==> flow/design.v <==
module SP(
	clk,
	rst_n,
	in_valid,
	in_data,
	in_mode,
	out_valid,
	out_data
);
input clk, rst_n, in_valid;
input [2:0] in_mode;
input [8:0] in_data;
output reg out_valid;
output reg [8:0] out_data;
integer i;
genvar idx;
parameter STATE_IDLE = 3'd0 ;
parameter STATE_MInv = 3'd1 ;
parameter STATE_MMul = 3'd2 ;
parameter STATE_Sort = 3'd3 ;
parameter STATE_Sum  = 3'd4 ;
parameter STATE_OUTPT= 3'd5 ;
reg [2:0] current_state, next_state;
reg [2:0] data_cnt;
reg [2:0] mode;
reg [8:0] a[0:5], b[0:5], c[0:5], d[0:5], e[0:5];
wire [8:0] next_c, next_e;
reg has_sent_b;
wire out_valid_b;
wire [8:0] next_b;
reg has_sent_mod;
reg [1:0] mm_stage;
wire [17:0] mul_in_s0[0:2], mul_in_s1[0:2];
reg [17:0] mul_in[0:2];
wire mul_out_valid[0:2];
wire [8:0] mul_out[0:2];
reg is_mod_finish[0:2];
wire is_all_mod_finish;
reg  [8:0] mul_out_s0[0:2], mul_out_s1[0:2];
reg flag_sort1, flag_sort2;
wire [8:0] next_d0, next_d1, next_d2, next_d3, next_d4, next_d5;
always @(posedge clk or negedge rst_n) begin
	if (!rst_n) 	current_state <= STATE_IDLE ;
	else 			current_state <= next_state ;
end
always @(*) begin
	next_state = current_state ;
	case(current_state)
		STATE_IDLE: begin
			if (data_cnt==6) begin
				if (mode[0]==1) 		next_state = STATE_MInv ;
				else if (mode[1]==1)	next_state = STATE_MMul ;
				else if (mode[2]==1)	next_state = STATE_Sort ;
				else 					next_state = STATE_Sum ;
			end
		end
		STATE_MInv: begin
			if (data_cnt==6) begin
				if (mode[1]==1)			next_state = STATE_MMul ;
				else if (mode[2]==1)	next_state = STATE_Sort ;
				else 					next_state = STATE_Sum ;
			end
		end
		STATE_MMul: begin
			if (mm_stage==3 && is_all_mod_finish==1) begin
				if (mode[2]==1)			next_state = STATE_Sort ;
				else 					next_state = STATE_Sum ;
			end
		end
		STATE_Sort:	if (flag_sort2==1)	next_state = STATE_Sum ;
		STATE_Sum: 	if (mm_stage==1 && is_all_mod_finish==1) 	next_state = STATE_OUTPT ;
		STATE_OUTPT:	if (data_cnt==6)	next_state = STATE_IDLE ;
	endcase
end
always @(posedge clk or negedge rst_n) begin
	if (!rst_n) 	has_sent_b <= 0 ;
	else begin
		if (next_state==STATE_MInv) begin
			if (has_sent_b==0)			has_sent_b <= 1 ;
			else if (out_valid_b==1)	has_sent_b <= 0 ;
		end
		else 	has_sent_b <= 0 ;
	end
end
ModularInversion U_MI( .clk(clk), .rst_n(rst_n), .in_valid( (!has_sent_b)&&(next_state==STATE_MInv) ), .in_a(a[0]), .out_valid(out_valid_b), .out_b(next_b) );
always @(posedge clk or negedge rst_n) begin
	if (!rst_n) 	has_sent_mod <= 0 ;
	else begin
		if (next_state==STATE_MMul || next_state==STATE_Sum) begin
			if (has_sent_mod==0)			has_sent_mod <= 1 ;
			else if (is_all_mod_finish==1)	has_sent_mod <= 0 ;
		end
		else 	has_sent_mod <= 0 ;
	end
end
always @(posedge clk or negedge rst_n) begin
	if (!rst_n) 	mm_stage <= 0 ;
	else begin
		if (next_state==STATE_MMul || next_state==STATE_Sum) begin
			if (is_all_mod_finish==1) 			mm_stage <= mm_stage + 1 ;
		end
		else 	mm_stage <= 0 ;
	end
end
assign mul_in_s0[0] = b[1] * b[2] ;     
assign mul_in_s0[1] = b[3] * b[4] ;     
assign mul_in_s0[2] = b[5] * b[0] ;     
assign mul_in_s1[0] = mul_out_s0[0] * mul_out_s0[1] ;     
assign mul_in_s1[1] = mul_out_s0[1] * mul_out_s0[2] ;     
assign mul_in_s1[2] = mul_out_s0[2] * mul_out_s0[0] ;     
always @(*) begin
	if (next_state==STATE_MMul) begin
		case(mm_stage)
			2'd0: begin
				mul_in[0] = mul_in_s0[0] ;
				mul_in[1] = mul_in_s0[1] ;
				mul_in[2] = mul_in_s0[2] ;
			end
			2'd1: begin
				mul_in[0] = mul_in_s1[0] ;
				mul_in[1] = mul_in_s1[1] ;
				mul_in[2] = mul_in_s1[2] ;
			end
			2'd2: begin
				mul_in[0] = mul_out_s1[0] * b[5] ;		 
				mul_in[1] = mul_out_s1[1] * b[1] ;		 
				mul_in[2] = mul_out_s1[2] * b[3] ;		 
			end
			2'd3: begin
				mul_in[0] = mul_out_s1[0] * b[0] ;		 
				mul_in[1] = mul_out_s1[1] * b[2] ;		 
				mul_in[2] = mul_out_s1[2] * b[4] ;		 
			end
		endcase
	end
	else begin
		case(mm_stage)
			2'd0: begin
				mul_in[0] = a[0] + b[0] + c[0] + d[0] ;
				mul_in[1] = a[2] + b[2] + c[2] + d[2] ;
				mul_in[2] = a[4] + b[4] + c[4] + d[4] ;
			end
			default: begin
				mul_in[0] = a[5] + b[5] + c[5] + d[5] ;
				mul_in[1] = a[1] + b[1] + c[1] + d[1] ;
				mul_in[2] = a[3] + b[3] + c[3] + d[3] ;
			end
		endcase
	end
end
generate
for( idx=0 ; idx<3 ; idx=idx+1) begin : mod_func
	Modular509 U_mod( .clk(clk), .rst_n(rst_n), .in_valid( (!has_sent_mod)&&(next_state==STATE_MMul || next_state==STATE_Sum) ), .in(mul_in[idx]), .out_valid(mul_out_valid[idx]), .out(mul_out[idx]) );
	always @(posedge clk or negedge rst_n) begin
		if (!rst_n) 	is_mod_finish[idx] <= 0 ;
		else begin
			if (mul_out_valid[idx]==1) 		is_mod_finish[idx] <= 1 ;
			else if (is_all_mod_finish==1)	is_mod_finish[idx] <= 0 ;
		end
	end
end
endgenerate
assign is_all_mod_finish = is_mod_finish[0] && is_mod_finish[1] && is_mod_finish[2] ;
generate
for( idx=0 ; idx<3 ; idx=idx+1) begin
	always @(posedge clk or negedge rst_n) begin
		if (!rst_n) 	mul_out_s0[idx] <= 0 ;
		else if (mul_out_valid[idx]==1 && mm_stage==0)	mul_out_s0[idx] <= mul_out[idx] ;     
	end
	always @(posedge clk or negedge rst_n) begin
		if (!rst_n) 	mul_out_s1[idx] <= 0 ;
		else if (mul_out_valid[idx]==1 && mm_stage==1)	mul_out_s1[idx] <= mul_out[idx] ;     
	end
end	
endgenerate
Sort U_Sort( .clk(clk), .rst_n(rst_n), .in0(c[0]), .in1(c[1]), .in2(c[2]), .in3(c[3]), .in4(c[4]), .in5(c[5]), 
			 .out0(next_d0), .out1(next_d1), .out2(next_d2), .out3(next_d3), .out4(next_d4), .out5(next_d5) );
always @(posedge clk or negedge rst_n) begin
	if (!rst_n)		flag_sort1 <= 0 ;
	else begin
		if (current_state==STATE_Sort)	flag_sort1 <= 1 ;
		else 		flag_sort1 <= 0 ;
	end
end
always @(posedge clk or negedge rst_n) begin
	if (!rst_n)		flag_sort2 <= 0 ;
	else 			flag_sort2 <= flag_sort1 ;
end
always @(posedge clk or negedge rst_n) begin
	if (!rst_n) begin
		for( i=0 ; i<6 ; i=i+1 )
			a[i] <= 0 ;
	end
	else begin
		if (in_valid==1) begin
			a[5] <= in_data ;
			for( i=0 ; i<5 ; i=i+1 )
				a[i] <= a[i+1] ;
		end
		else if (out_valid_b==1) begin
			a[5] <= a[0] ;
			for( i=0 ; i<5 ; i=i+1 )
				a[i] <= a[i+1] ;
		end
	end
end
always @(posedge clk or negedge rst_n) begin
	if (!rst_n) begin
		for( i=0 ; i<6 ; i=i+1 )
			b[i] <= 0 ;
	end
	else begin
		if (in_valid==1) begin
			b[5] <= in_data ;
			for( i=0 ; i<5 ; i=i+1 )
				b[i] <= b[i+1] ;
		end
		else if (out_valid_b==1) begin
			b[5] <= next_b ;
			for( i=0 ; i<5 ; i=i+1 )
				b[i] <= b[i+1] ;
		end
	end
end
always @(posedge clk or negedge rst_n) begin
	if (!rst_n) 	c[0] <= 0 ;
	else begin
		if (in_valid==1 || out_valid_b==1) 				c[0] <= c[1] ;
		else if (mm_stage==2 && is_mod_finish[0]==1) 	c[0] <= mul_out[0] ;
	end
end
always @(posedge clk or negedge rst_n) begin
	if (!rst_n) 	c[2] <= 0 ;
	else begin
		if (in_valid==1 || out_valid_b==1) 				c[2] <= c[3] ;
		else if (mm_stage==2 && is_mod_finish[1]==1) 	c[2] <= mul_out[1] ;
	end
end
always @(posedge clk or negedge rst_n) begin
	if (!rst_n) 	c[4] <= 0 ;
	else begin
		if (in_valid==1 || out_valid_b==1) 				c[4] <= c[5] ;
		else if (mm_stage==2 && is_mod_finish[2]==1) 	c[4] <= mul_out[2] ;
	end
end
always @(posedge clk or negedge rst_n) begin
	if (!rst_n) 	c[1] <= 0 ;
	else begin
		if (in_valid==1 || out_valid_b==1) 				c[1] <= c[2] ;
		else if (mm_stage==3 && is_mod_finish[0]==1) 	c[1] <= mul_out[1] ;
	end
end
always @(posedge clk or negedge rst_n) begin
	if (!rst_n) 	c[3] <= 0 ;
	else begin
		if (in_valid==1 || out_valid_b==1) 				c[3] <= c[4] ;
		else if (mm_stage==3 && is_mod_finish[1]==1) 	c[3] <= mul_out[2] ;
	end
end
always @(posedge clk or negedge rst_n) begin
	if (!rst_n) 	c[5] <= 0 ;
	else begin
		if (in_valid==1) 			c[5] <= in_data ;
		else if (out_valid_b==1)	c[5] <= next_b ;
		else if (mm_stage==3 && is_mod_finish[2]==1) 	c[5] <= mul_out[0] ;
	end
end
always @(posedge clk or negedge rst_n) begin
	if (!rst_n) 	d[0] <= 0 ;
	else begin
		if (in_valid==1 || out_valid_b==1) 				d[0] <= d[1] ;
		else if (mm_stage==2 && is_mod_finish[0]==1) 	d[0] <= mul_out[0] ;
		else if (current_state==STATE_Sort)				d[0] <= next_d0 ;
	end
end
always @(posedge clk or negedge rst_n) begin
	if (!rst_n) 	d[2] <= 0 ;
	else begin
		if (in_valid==1 || out_valid_b==1) 				d[2] <= d[3] ;
		else if (mm_stage==2 && is_mod_finish[1]==1) 	d[2] <= mul_out[1] ;
		else if (current_state==STATE_Sort)				d[2] <= next_d2 ;
	end
end
always @(posedge clk or negedge rst_n) begin
	if (!rst_n) 	d[4] <= 0 ;
	else begin
		if (in_valid==1 || out_valid_b==1) 				d[4] <= d[5] ;
		else if (mm_stage==2 && is_mod_finish[2]==1) 	d[4] <= mul_out[2] ;
		else if (current_state==STATE_Sort)				d[4] <= next_d4 ;
	end
end
always @(posedge clk or negedge rst_n) begin
	if (!rst_n) 	d[1] <= 0 ;
	else begin
		if (in_valid==1 || out_valid_b==1) 				d[1] <= d[2] ;
		else if (mm_stage==3 && is_mod_finish[0]==1) 	d[1] <= mul_out[1] ;
		else if (current_state==STATE_Sort)				d[1] <= next_d1 ;
	end
end
always @(posedge clk or negedge rst_n) begin
	if (!rst_n) 	d[3] <= 0 ;
	else begin
		if (in_valid==1 || out_valid_b==1) 				d[3] <= d[4] ;
		else if (mm_stage==3 && is_mod_finish[1]==1) 	d[3] <= mul_out[2] ;
		else if (current_state==STATE_Sort)				d[3] <= next_d3 ;
	end
end
always @(posedge clk or negedge rst_n) begin
	if (!rst_n) 	d[5] <= 0 ;
	else begin
		if (in_valid==1) 			d[5] <= in_data ;
		else if (out_valid_b==1)	d[5] <= next_b ;
		else if (mm_stage==3 && is_mod_finish[2]==1) 	d[5] <= mul_out[0] ;
		else if (current_state==STATE_Sort)				d[5] <= next_d5 ;
	end
end
always @(posedge clk or negedge rst_n) begin
	if (!rst_n) 	e[0] <= 0 ;
	else begin
		if (in_valid==1 || out_valid_b==1) 				e[0] <= e[1] ;
		else if (mm_stage==2 && is_mod_finish[0]==1) 	e[0] <= mul_out[0] ;
		else if (current_state==STATE_Sort)				e[0] <= next_d0 ;
		else if (current_state==STATE_Sum && mm_stage==0 && is_mod_finish[0]==1) 	e[0] <= mul_out[0] ;
	end
end
always @(posedge clk or negedge rst_n) begin
	if (!rst_n) 	e[2] <= 0 ;
	else begin
		if (in_valid==1 || out_valid_b==1) 				e[2] <= e[3] ;
		else if (mm_stage==2 && is_mod_finish[1]==1) 	e[2] <= mul_out[1] ;
		else if (current_state==STATE_Sort)				e[2] <= next_d2 ;
		else if (current_state==STATE_Sum && mm_stage==0 && is_mod_finish[1]==1) 	e[2] <= mul_out[1] ;
	end
end
always @(posedge clk or negedge rst_n) begin
	if (!rst_n) 	e[4] <= 0 ;
	else begin
		if (in_valid==1 || out_valid_b==1) 				e[4] <= e[5] ;
		else if (mm_stage==2 && is_mod_finish[2]==1) 	e[4] <= mul_out[2] ;
		else if (current_state==STATE_Sort)				e[4] <= next_d4 ;
		else if (current_state==STATE_Sum && mm_stage==0 && is_mod_finish[2]==1) 	e[4] <= mul_out[2] ;
	end
end
always @(posedge clk or negedge rst_n) begin
	if (!rst_n) 	e[1] <= 0 ;
	else begin
		if (in_valid==1 || out_valid_b==1) 				e[1] <= e[2] ;
		else if (mm_stage==3 && is_mod_finish[0]==1) 	e[1] <= mul_out[1] ;
		else if (current_state==STATE_Sort)				e[1] <= next_d1 ;
		else if (current_state==STATE_Sum && mm_stage==1 && is_mod_finish[0]==1) 	e[1] <= mul_out[1] ;
	end
end
always @(posedge clk or negedge rst_n) begin
	if (!rst_n) 	e[3] <= 0 ;
	else begin
		if (in_valid==1 || out_valid_b==1) 				e[3] <= e[4] ;
		else if (mm_stage==3 && is_mod_finish[1]==1) 	e[3] <= mul_out[2] ;
		else if (current_state==STATE_Sort)				e[3] <= next_d3 ;
		else if (current_state==STATE_Sum && mm_stage==1 && is_mod_finish[1]==1) 	e[3] <= mul_out[2] ;
	end
end
always @(posedge clk or negedge rst_n) begin
	if (!rst_n) 	e[5] <= 0 ;
	else begin
		if (in_valid==1) 			e[5] <= in_data ;
		else if (out_valid_b==1)	e[5] <= next_b ;
		else if (mm_stage==3 && is_mod_finish[2]==1) 	e[5] <= mul_out[0] ;
		else if (current_state==STATE_Sort)				e[5] <= next_d5 ;
		else if (current_state==STATE_Sum && mm_stage==1 && is_mod_finish[2]==1) 	e[5] <= mul_out[0] ;
	end
end
always @(posedge clk or negedge rst_n) begin
	if (!rst_n)		data_cnt <= 0 ;
	else begin
		if (data_cnt==6) 	data_cnt <= 0 ;
		else if (in_valid==1)	data_cnt <= data_cnt + 1 ;
		else if (out_valid_b==1)	data_cnt <= data_cnt + 1 ;
		else if (next_state==STATE_OUTPT)	data_cnt <= data_cnt + 1 ;
	end
end
always @(posedge clk or negedge rst_n) begin
	if (!rst_n) 	mode <= 0 ;
	else begin
		if (in_valid==1 && data_cnt==0)	
			mode <= in_mode ;
	end
end
always @(posedge clk or negedge rst_n) begin
	if (!rst_n) 	out_valid <= 0 ;
	else begin
		if (next_state==STATE_OUTPT) 	out_valid <= 1 ;
		else 		out_valid <= 0 ;
	end
end
always @(posedge clk or negedge rst_n) begin
	if (!rst_n) 	out_data <= 0 ;
	else begin
		if (next_state==STATE_OUTPT)	out_data <= e[data_cnt];
		else 		out_data <= 0 ;
	end
end
endmodule
module Modular509(clk, rst_n, in_valid, in, out_valid, out);
input clk, rst_n;
input in_valid;
input [17:0] in;
output reg out_valid;
output [8:0] out;
parameter S_IDLE  = 3'd0 ;
parameter S_INPUT = 3'd1 ;
parameter S_CALCU = 3'd2 ;
parameter S_OUTPT = 3'd3 ;
reg [1:0] current_state, next_state;
reg [11:0] in_r;
wire [2:0] overflow;
wire [8:0] nonoverflow;
always @(posedge clk or negedge rst_n) begin
	if (!rst_n) 	current_state <= S_IDLE ;
	else 			current_state <= next_state ;
end
always @(*) begin
	next_state = current_state ;
	case(current_state)
		S_IDLE: 	if (in_valid==1) 	next_state = S_INPUT ;
		S_INPUT: 	next_state = S_CALCU ;
		S_CALCU: 	if (in_r<509)		next_state = S_OUTPT ;
		S_OUTPT: 	next_state = S_IDLE ;
	endcase
end
always @(posedge clk or negedge rst_n) begin
	if (!rst_n) 	in_r <= 0 ;
	else begin
		if (next_state==S_INPUT)		in_r <= in[8:0] + in[17:9]*3 ;
		else if (next_state==S_CALCU)	in_r <= (in_r>=509) ? in_r - 509 : in_r ;
	end
end
always @(posedge clk or negedge rst_n) begin
	if (!rst_n) 	out_valid <= 0 ;
	else begin
		if (next_state==S_OUTPT) 	out_valid <= 1 ;
		else 						out_valid <= 0 ;
	end
end
assign out = in_r ;
endmodule
module ModularInversion(
	clk, 
	rst_n, 
	in_valid, 
	in_a, 
	out_valid, 
	out_b
);
input clk, rst_n;
input in_valid;
input [8:0] in_a;
output reg out_valid;
output reg [8:0] out_b;
parameter S_IDLE  = 2'd0 ;
parameter S_CALCU = 2'd1 ;
parameter S_MODUL = 2'd2 ;
parameter S_OUTPT = 2'd3 ;
reg [2:0] current_state, next_state;
reg [17:0] A, B;
reg [3:0] cnt;
wire out_valid_A, out_valid_B;
wire [8:0] next_A, next_B;
reg is_modA_finish, is_modB_finish;
wire is_mod_finish;
reg flag_sent;
always @(posedge clk or negedge rst_n) begin
	if (!rst_n) 	current_state <= S_IDLE ;
	else 			current_state <= next_state ;
end
always @(*) begin
	next_state = current_state ;
	case(current_state)
		S_IDLE: 	if (in_valid==1) 	next_state = S_CALCU ;
		S_CALCU: 	next_state = S_MODUL ;
		S_MODUL: 	if (is_mod_finish==1)	next_state = (cnt==10) ? S_OUTPT : S_CALCU ;
		S_OUTPT: 	next_state = S_IDLE ;
	endcase
end
Modular509 U_modA( .clk(clk), .rst_n(rst_n), .in_valid( (!flag_sent)&&(next_state==S_MODUL) ), .in(A), .out_valid(out_valid_A), .out(next_A) );
Modular509 U_modB( .clk(clk), .rst_n(rst_n), .in_valid( (!flag_sent)&&(next_state==S_MODUL) ), .in(B), .out_valid(out_valid_B), .out(next_B) );
always @(posedge clk or negedge rst_n) begin
	if (!rst_n) 	is_modA_finish <= 0 ;
	else begin
		if (out_valid_A==1)				is_modA_finish <= 1 ;
		else if (next_state==S_CALCU)	is_modA_finish <= 0 ;
	end
end
always @(posedge clk or negedge rst_n) begin
	if (!rst_n) 	is_modB_finish <= 0 ;
	else begin
		if (out_valid_B==1)				is_modB_finish <= 1 ;
		else if (next_state==S_CALCU)	is_modB_finish <= 0 ;
	end
end
assign is_mod_finish = is_modA_finish && is_modB_finish ;
always @(posedge clk or negedge rst_n) begin
	if (!rst_n) 	flag_sent <= 0 ;
	else begin
		if (next_state==S_MODUL)		flag_sent <= 1 ;
		else if (next_state==S_CALCU)	flag_sent <= 0 ;
	end
end
always @(posedge clk or negedge rst_n) begin
	if (!rst_n) 	cnt <= 0 ;
	else begin
		if (next_state==S_CALCU)		cnt <= cnt + 1 ;
		else if (next_state==S_OUTPT)	cnt <= 0 ;
	end
end
always @(posedge clk or negedge rst_n) begin
	if (!rst_n) 	A <= 0 ;
	else begin
		if (in_valid==1) 						A <= 1 ;
		else if (next_state==S_CALCU && cnt!=3)	A <= A*B ;
		else if (out_valid_A==1)				A <= next_A ;
	end
end
always @(posedge clk or negedge rst_n) begin
	if (!rst_n) 	B <= 0 ;
	else begin
		if (in_valid==1) 				B <= in_a ;
		else if (next_state==S_CALCU)	B <= B*B ;
		else if (out_valid_B==1)		B <= next_B ;
	end
end
always @(posedge clk or negedge rst_n) begin
	if (!rst_n) 	out_valid <= 0 ;
	else begin
		if (next_state==S_OUTPT)	out_valid <= 1 ;
		else 						out_valid <= 0 ;
	end
end
always @(posedge clk or negedge rst_n) begin
	if (!rst_n) 	out_b <= 0 ;
	else begin
		if (next_state==S_OUTPT)	out_b <= A ;
		else 						out_b <= 0 ;
	end
end
endmodule
module Sort(clk, rst_n, in0, in1, in2, in3, in4, in5, out0, out1, out2, out3, out4, out5);
input clk, rst_n;
input [8:0] in0, in1, in2, in3, in4, in5;
output [8:0] out0, out1, out2, out3, out4, out5;
wire [8:0] a[0:3], b[0:2], c[0:3], d[0:2], f[0:3], g[0:1];
reg [8:0] e[0:5];
assign a[0] = ( in0<in1 ) ? in0 : in1 ;
assign a[1] = ( in0<in1 ) ? in1 : in0 ;
assign a[2] = ( a[1]<in2 )? a[1] : in2 ;
assign a[3] = ( a[1]<in2 )? in2 : a[1] ;
assign b[0] = ( a[0]<a[2] ) ? a[0] : a[2] ;
assign b[1] = ( a[0]<a[2] ) ? a[2] : a[0] ;
assign b[2] = a[3] ;
assign c[0] = ( in3<in4 ) ? in3 : in4 ;
assign c[1] = ( in3<in4 ) ? in4 : in3 ;
assign c[2] = ( c[1]<in5 )? c[1] : in5 ;
assign c[3] = ( c[1]<in5 )? in5 : c[1] ;
assign d[0] = ( c[0]<c[2] ) ? c[0] : c[2] ;
assign d[1] = ( c[0]<c[2] ) ? c[2] : c[0] ;
assign d[2] = c[3] ;
always @(posedge clk or negedge rst_n) begin
	if (!rst_n) begin
		e[0] <= 0 ;
		e[1] <= 0 ;
		e[2] <= 0 ;
		e[3] <= 0 ;
		e[4] <= 0 ;
		e[5] <= 0 ;
	end
	else begin
		e[0] <= ( b[0]<d[0] ) ? b[0] : d[0] ;
		e[1] <= ( b[0]<d[0] ) ? d[0] : b[0] ;
		e[2] <= ( b[1]<d[1] ) ? b[1] : d[1] ;
		e[3] <= ( b[1]<d[1] ) ? d[1] : b[1] ;
		e[4] <= ( b[2]<d[2] ) ? b[2] : d[2] ;
		e[5] <= ( b[2]<d[2] ) ? d[2] : b[2] ;
	end
end
assign out0 = e[0] ;
assign out5 = e[5] ;
assign f[0] = ( e[1]<e[2] ) ? e[1] : e[2] ;
assign f[1] = ( e[1]<e[2] ) ? e[2] : e[1] ;
assign f[2] = ( e[3]<e[4] ) ? e[3] : e[4] ;
assign f[3] = ( e[3]<e[4] ) ? e[4] : e[3] ;
assign out1 = f[0] ;
assign out4 = f[3] ;
assign g[0] = ( f[1]<f[2] ) ? f[1] : f[2] ;
assign g[1] = ( f[1]<f[2] ) ? f[2] : f[1] ;
assign out2 = g[0] ;
assign out3 = g[1] ;
endmodule
# Step by step through the tools: SP
# What the tools print for SP, step after step.
# Line numbers count from 1 in the design file above.
# Library cell names are shortened.
# A cell with n/a has no value.
[inputs]
design = "SP"
clock_port = "clk"
library = "sky130hd"
corner = "tt_025C_1v80"

# Elaborated design
# Yosys after proc, flatten, opt, wreduce and memory -nomap, before mapping. Print and check cells are not counted. Equal cells are merged and count once.
[classes]
addsub = 31
multipliers = 19
cmp = 22
equal = 62
n_mux = 197
n_reduce_logical = 83
[op_table]
columns = ["cell", "n"]
rows = [
  ["multiplier 9 x 9 -> 18 bit", 12],
  ["2-to-1 mux 9 bit", 107],
  ["multiplier 18 x 18 -> 18 bit", 2],
  ["2-to-1 mux 12 bit", 18],
  ["case mux 18 bit (select 4 bit)", 3],
  ["2-to-1 mux 18 bit", 9],
  ["multiplier 9 x 2 -> 11 bit (second input constant)", 5],
  ["less-than comparator 9 bit", 12],
  ["adder 11 x 9 -> 12 bit", 6],
  ["adder 10 x 9 -> 11 bit", 6],
  ["subtractor 12 x 9 -> 12 bit (second input constant)", 5],
  [">= comparator 12 x 9 -> 1 bit (second input constant)", 5],
  ["less-than comparator 12 x 9 -> 1 bit (second input constant)", 5],
  ["adder 9 x 9 -> 10 bit", 6],
  ["case mux 9 bit (select 6 bit)", 1],
  ["2-to-1 mux 3 bit", 15],
  ["equality test 2 bit (second input constant)", 22],
  ["case mux 2 bit (select 4 bit)", 5],
  ["nonzero test 2 bit", 18],
  ["adder 9 x 12 -> 12 bit", 3],
  ["logical AND 1 bit", 30],
  ["nonzero test 4 bit", 7],
  ["equality test 3 x 2 -> 1 bit (second input constant)", 9],
  ["2-to-1 mux 2 bit", 13],
  ["nonzero test 3 bit", 8],
  ["adder 9 x 11 -> 12 bit", 2],
  ["equality test 2 x 1 -> 1 bit (second input constant)", 11],
  ["2-to-1 mux 1 bit", 22],
]
# Other operator kinds: 18; their cells: 47.
[word_totals]
ff_bits = 537
in_bits = 15
output_inout_bits = 10
wordCells = 493

# Depth
# Longest topological path by Yosys (ltp), each cell counted once; first at word level (registers and memories cut), then after technology mapping (sequential cells cut; the memories' decode and read muxes count).
[depth]
word_depth = 16
ABC_AREA = 1
mapped_depth = 44
ltp_nobuf = 43

# Mapped cells and area
# Yosys stat after the flow's synthesis: flattened, memories mapped to cells. It holds for the ABC_AREA given above (unset counts as 0); a run with the other value may have another netlist.
[mapped]
stdcells = 10882
yosys_area_um2 = 79889.1
sequential_area_um2 = 13797.0
ff_cells = 551
buf_cells = 457
[by_type]
columns = ["cell_type", "n", "area_total_um2"]
rows = [
  ["fa_1", 933, 1.87E+04],
  ["dfrtp_1", 544, 1.36E+04],
  ["ha_1", 820, 1.03E+04],
  ["nand2_1", 2646, 9.93E+03],
  ["inv_1", 2525, 9477.84],
  ["o21ai_0", 774, 3.87E+03],
  ["a21oi_1", 474, 2.37E+03],
  ["nor2_1", 566, 2.12E+03],
  ["nand3_1", 338, 1.69E+03],
  ["clkbuf_1", 388, 1.46E+03],
  ["xor2_1", 90, 788.256],
  ["xnor2_1", 68, 595.571],
  ["o211ai_1", 73, 548.026],
  ["nand4_1", 68, 425.408],
  ["a31oi_1", 48, 300.288],
  ["a22oi_1", 39, 292.781],
  ["o221ai_1", 33, 289.027],
  ["o22ai_1", 43, 269.008],
]
# Not listed: further types 53, cells in them 412.

# Timing after synthesis
# Source: OpenSTA report_checks on the synthesized netlist (no wires, ideal clock, input and output delay 20% of the period each), path of least setup slack; recovery checks are left aside. Register names are those of the netlist, which keeps one name where synthesis merged equal registers.
[synth_path]
path_type = "reg-to-reg"
start = "reg b[2][0]"
end = "reg mod_func[1].U_mod.in_r[9]"
period_ns = 9.0
setup_ns = 0.087
t_first_pin_ns = 0.000
t_arrival_ns = 7.172
required_time_ns = 8.913
slack_ns = 1.741
delay_ns = 7.259
stages = 37
n_path_buf = 2
period_less_setup_slack_ns = 7.259
# "delay_ns" is the arrival time less input delay plus setup time.
# "stages": output pins that drive a net of the path, with the launching flip-flop's if there is one; two outputs of one cell count as two.
# "period_less_setup_slack_ns" is the clock period less the worst setup slack; recovery checks do not enter. This is arithmetic on one report: input and output delays are still those of the set period (20% each).
# The rows between start and end are the longest chain of elaborated cells between them; the timing report does not say that the signal goes this way. Where chains are equally long, one stands for them.
# A line is the first line of the expression or statement that the cell stems from. Yosys adds cells for indexed reads and writes and turns some case tables into memories.
# A register here has more assigning lines than the two given.
[synth_between]
path_cell_list = "dfrtp_1 > clkbuf_1 > clkbuf_1 > nand2_1 > fa_1 > inv_1 > fa_1 > fa_1 > inv_1 > fa_1 > inv_1 > ha_1 > nand2_1 > inv_1 > nand2_1 > nand2_1 > a21oi_1 > xor2_1 > or2_2 > o2111ai_1 > o21ai_0 > o21ai_0 > ha_1 > fa_1 > ha_1 > nand3_1 > and2_1 > or2_2 > nand2_1 > a21oi_1 > o21ai_0 > inv_1 > o21ai_0 > inv_1 > nand3_1 > nand3_1 > a22oi_1"
elab_chain_len = 8
cone_cells = 10
cone_lines = 6
cone_classes = "4 x add/sub; 2 x mul; 4 x mux"
[synth_rtl]
columns = ["item", "line_no", "rtl"]
rows = [
  ["start: declaration", 26, "reg [8:0] a[0:5], b[0:5], c[0:5], d[0:5], e[0:5];"],
  ["start: assignment", 216, "b[i] <= b[i+1] ;"],
  ["start: assignment", 221, "b[i] <= b[i+1] ;"],
  ["adder 9 x 9 -> 10 bit", 140, "mul_in[1] = a[2] + b[2] + c[2] + d[2] ;"],
  ["adder 10 x 9 -> 11 bit", 140, ""],
  ["adder 11 x 9 -> 12 bit", 140, ""],
  ["2-to-1 mux 12 bit", 137, "case(mm_stage)"],
  ["2-to-1 mux 18 bit", 112, "if (next_state==STATE_MMul) begin"],
  ["multiplier 9 x 2 -> 11 bit", 433, "if (next_state==S_INPUT) in_r <= in[8:0] + in[17:9]*3 ;"],
  ["adder 9 x 12 -> 12 bit", 433, ""],
  ["2-to-1 mux 12 bit", 433, ""],
  ["end: assignment", 433, ""],
  ["end: assignment", 434, "else if (next_state==S_CALCU) in_r <= (in_r>=509) ? in_r - 509 : in_r ;"],
  ["end: declaration", 414, "reg [11:0] in_r;"],
]

# Path in the finished layout
# Path of least setup slack in the final report of flow run A (OpenROAD, finished layout, wires in). Where an end is a register, its clock arrival counts in the times.
[layout_path]
path_type = "reg-to-reg"
start = "reg c[3][6]"
end = "reg U_Sort.e[1][1]"
period_ns = 13.8
setup_ns = 0.11
t_first_pin_ns = 0.70
t_arrival_ns = 9.33
required_time_ns = 14.38
slack_ns = 5.05
stages = 32
n_path_buf = 1
# The rows between start and end are the longest chain of elaborated cells between them; the timing report does not say that the signal goes this way. Where chains are equally long, one stands for them.
# A register here has more assigning lines than the two given.
[layout_between]
path_cell_list = "dfrtp_1 > ha_1 > a21oi_1 > nand3b_1 > nand4_2 > o21ai_0 > ha_1 > a21oi_1 > nor2_1 > a211oi_1 > o221a_2 > nand2_2 > o21ai_0 > ha_1 > a21oi_1 > nor2_1 > a2111oi_0 > nand2_4 > clkinv_2 > nand2_1 > o21ai_0 > inv_1 > ha_1 > nand2_1 > inv_1 > o21bai_1 > a21oi_1 > a2111oi_4 > buf_8 > nand2_4 > nand2_1 > nand2_1"
elab_chain_len = 8
cone_cells = 9
cone_classes = "4 x compare; 5 x mux"
[layout_rtl]
columns = ["item", "line_no", "rtl"]
rows = [
  ["start: declaration", 26, "reg [8:0] a[0:5], b[0:5], c[0:5], d[0:5], e[0:5];"],
  ["start: assignment", 256, "if (in_valid==1 || out_valid_b==1) c[3] <= c[4] ;"],
  ["start: assignment", 257, "else if (mm_stage==3 && is_mod_finish[1]==1) c[3] <= mul_out[2] ;"],
  ["less-than comparator 9 bit", 560, "assign c[1] = ( in3<in4 ) ? in4 : in3 ;"],
  ["2-to-1 mux 9 bit", 560, ""],
  ["less-than comparator 9 bit", 561, "assign c[2] = ( c[1]<in5 )? c[1] : in5 ;"],
  ["2-to-1 mux 9 bit", 561, ""],
  ["less-than comparator 9 bit", 563, "assign d[0] = ( c[0]<c[2] ) ? c[0] : c[2] ;"],
  ["2-to-1 mux 9 bit", 563, ""],
  ["less-than comparator 9 bit", 577, "e[1] <= ( b[0]<d[0] ) ? d[0] : b[0] ;"],
  ["2-to-1 mux 9 bit", 577, ""],
  ["end: assignment", 569, "e[1] <= 0 ;"],
  ["end: assignment", 577, ""],
  ["end: declaration", 551, "reg [8:0] e[0:5];"],
]

# Settings and measured results of 3 stored flow runs for module SP (sky130hd), not sorted in any way. The constraints put input and output delay at 20% of the set period each and load the outputs with 0.01 pF.
# "timing.achieved_period_ns" = clock period - worst setup slack. The figure is calculated, with input and output delays left at 20% of the set period.
# "critical_path_time_ns": the worst setup path's part of the clock period (all of it between registers, 20% less for each end at a port) less its slack. A launch clock that arrives late makes it longer, a capture clock that arrives late makes it shorter.

[[run]]
name = "flow run A"
[run.settings]
ABC_AREA = 1
CAP_MARGIN = 35
CELL_PAD_IN_SITES_GLOBAL_PLACEMENT = 2
CORE_ASPECT_RATIO = 0.55
CTS_CLUSTER_DIAMETER = 222
CTS_CLUSTER_SIZE = 25
GPL_ROUTABILITY_DRIVEN = 0
GPL_TIMING_DRIVEN = 1
HOLD_SLACK_MARGIN = 0.08
MAX_ROUTING_LAYER = "met5"
PLACE_DENSITY_LB_ADDON = 0.07
SLEW_MARGIN = 0
TNS_END_PERCENT = 55
period_ns = 13.8
CORE_MARGIN = 2
CORE_UTILIZATION = 40
[run.results]
final_die_area_um2 = 203474.0
timing.setup.ws_ns = 5.051
yosys_chip_area_um2 = 79889.1
total_negative_slack_ns = 0.000
critical_path_time_ns = 8.75
path_kind = "reg-to-reg"
timing.achieved_period_ns = 8.749
post_route_stdcell_area_um2 = 84148.2

[[run]]
name = "flow run B"
[run.settings]
ABC_AREA = 1
CAP_MARGIN = 35
CELL_PAD_IN_SITES_GLOBAL_PLACEMENT = 2
CORE_ASPECT_RATIO = 0.55
CTS_CLUSTER_SIZE = 25
GPL_ROUTABILITY_DRIVEN = 0
GPL_TIMING_DRIVEN = 0
HOLD_SLACK_MARGIN = 0.08
MAX_ROUTING_LAYER = "met4"
SLEW_MARGIN = 0
period_ns = 9.0
CORE_MARGIN = 2
CORE_UTILIZATION = 40
[run.results]
timing.setup.ws_ns = 0.260
post_route_stdcell_area_um2 = 86932.1
timing.achieved_period_ns = 8.740
final_die_area_um2 = 203474.0
critical_path_time_ns = 8.74
path_kind = "reg-to-reg"
total_negative_slack_ns = 0.000
yosys_chip_area_um2 = 79889.1

[[run]]
name = "flow run C"
[run.settings]
period_ns = 9.0
CAP_MARGIN = 20
CORE_MARGIN = 2
CORE_UTILIZATION = 40
SLEW_MARGIN = 20
[run.results]
post_route_stdcell_area_um2 = 84131.9
critical_path_time_ns = 8.44
path_kind = "reg-to-reg"
timing.achieved_period_ns = 8.439
final_die_area_um2 = 199130.0
total_negative_slack_ns = 0.000
timing.setup.ws_ns = 0.561
yosys_chip_area_um2 = 78230.0
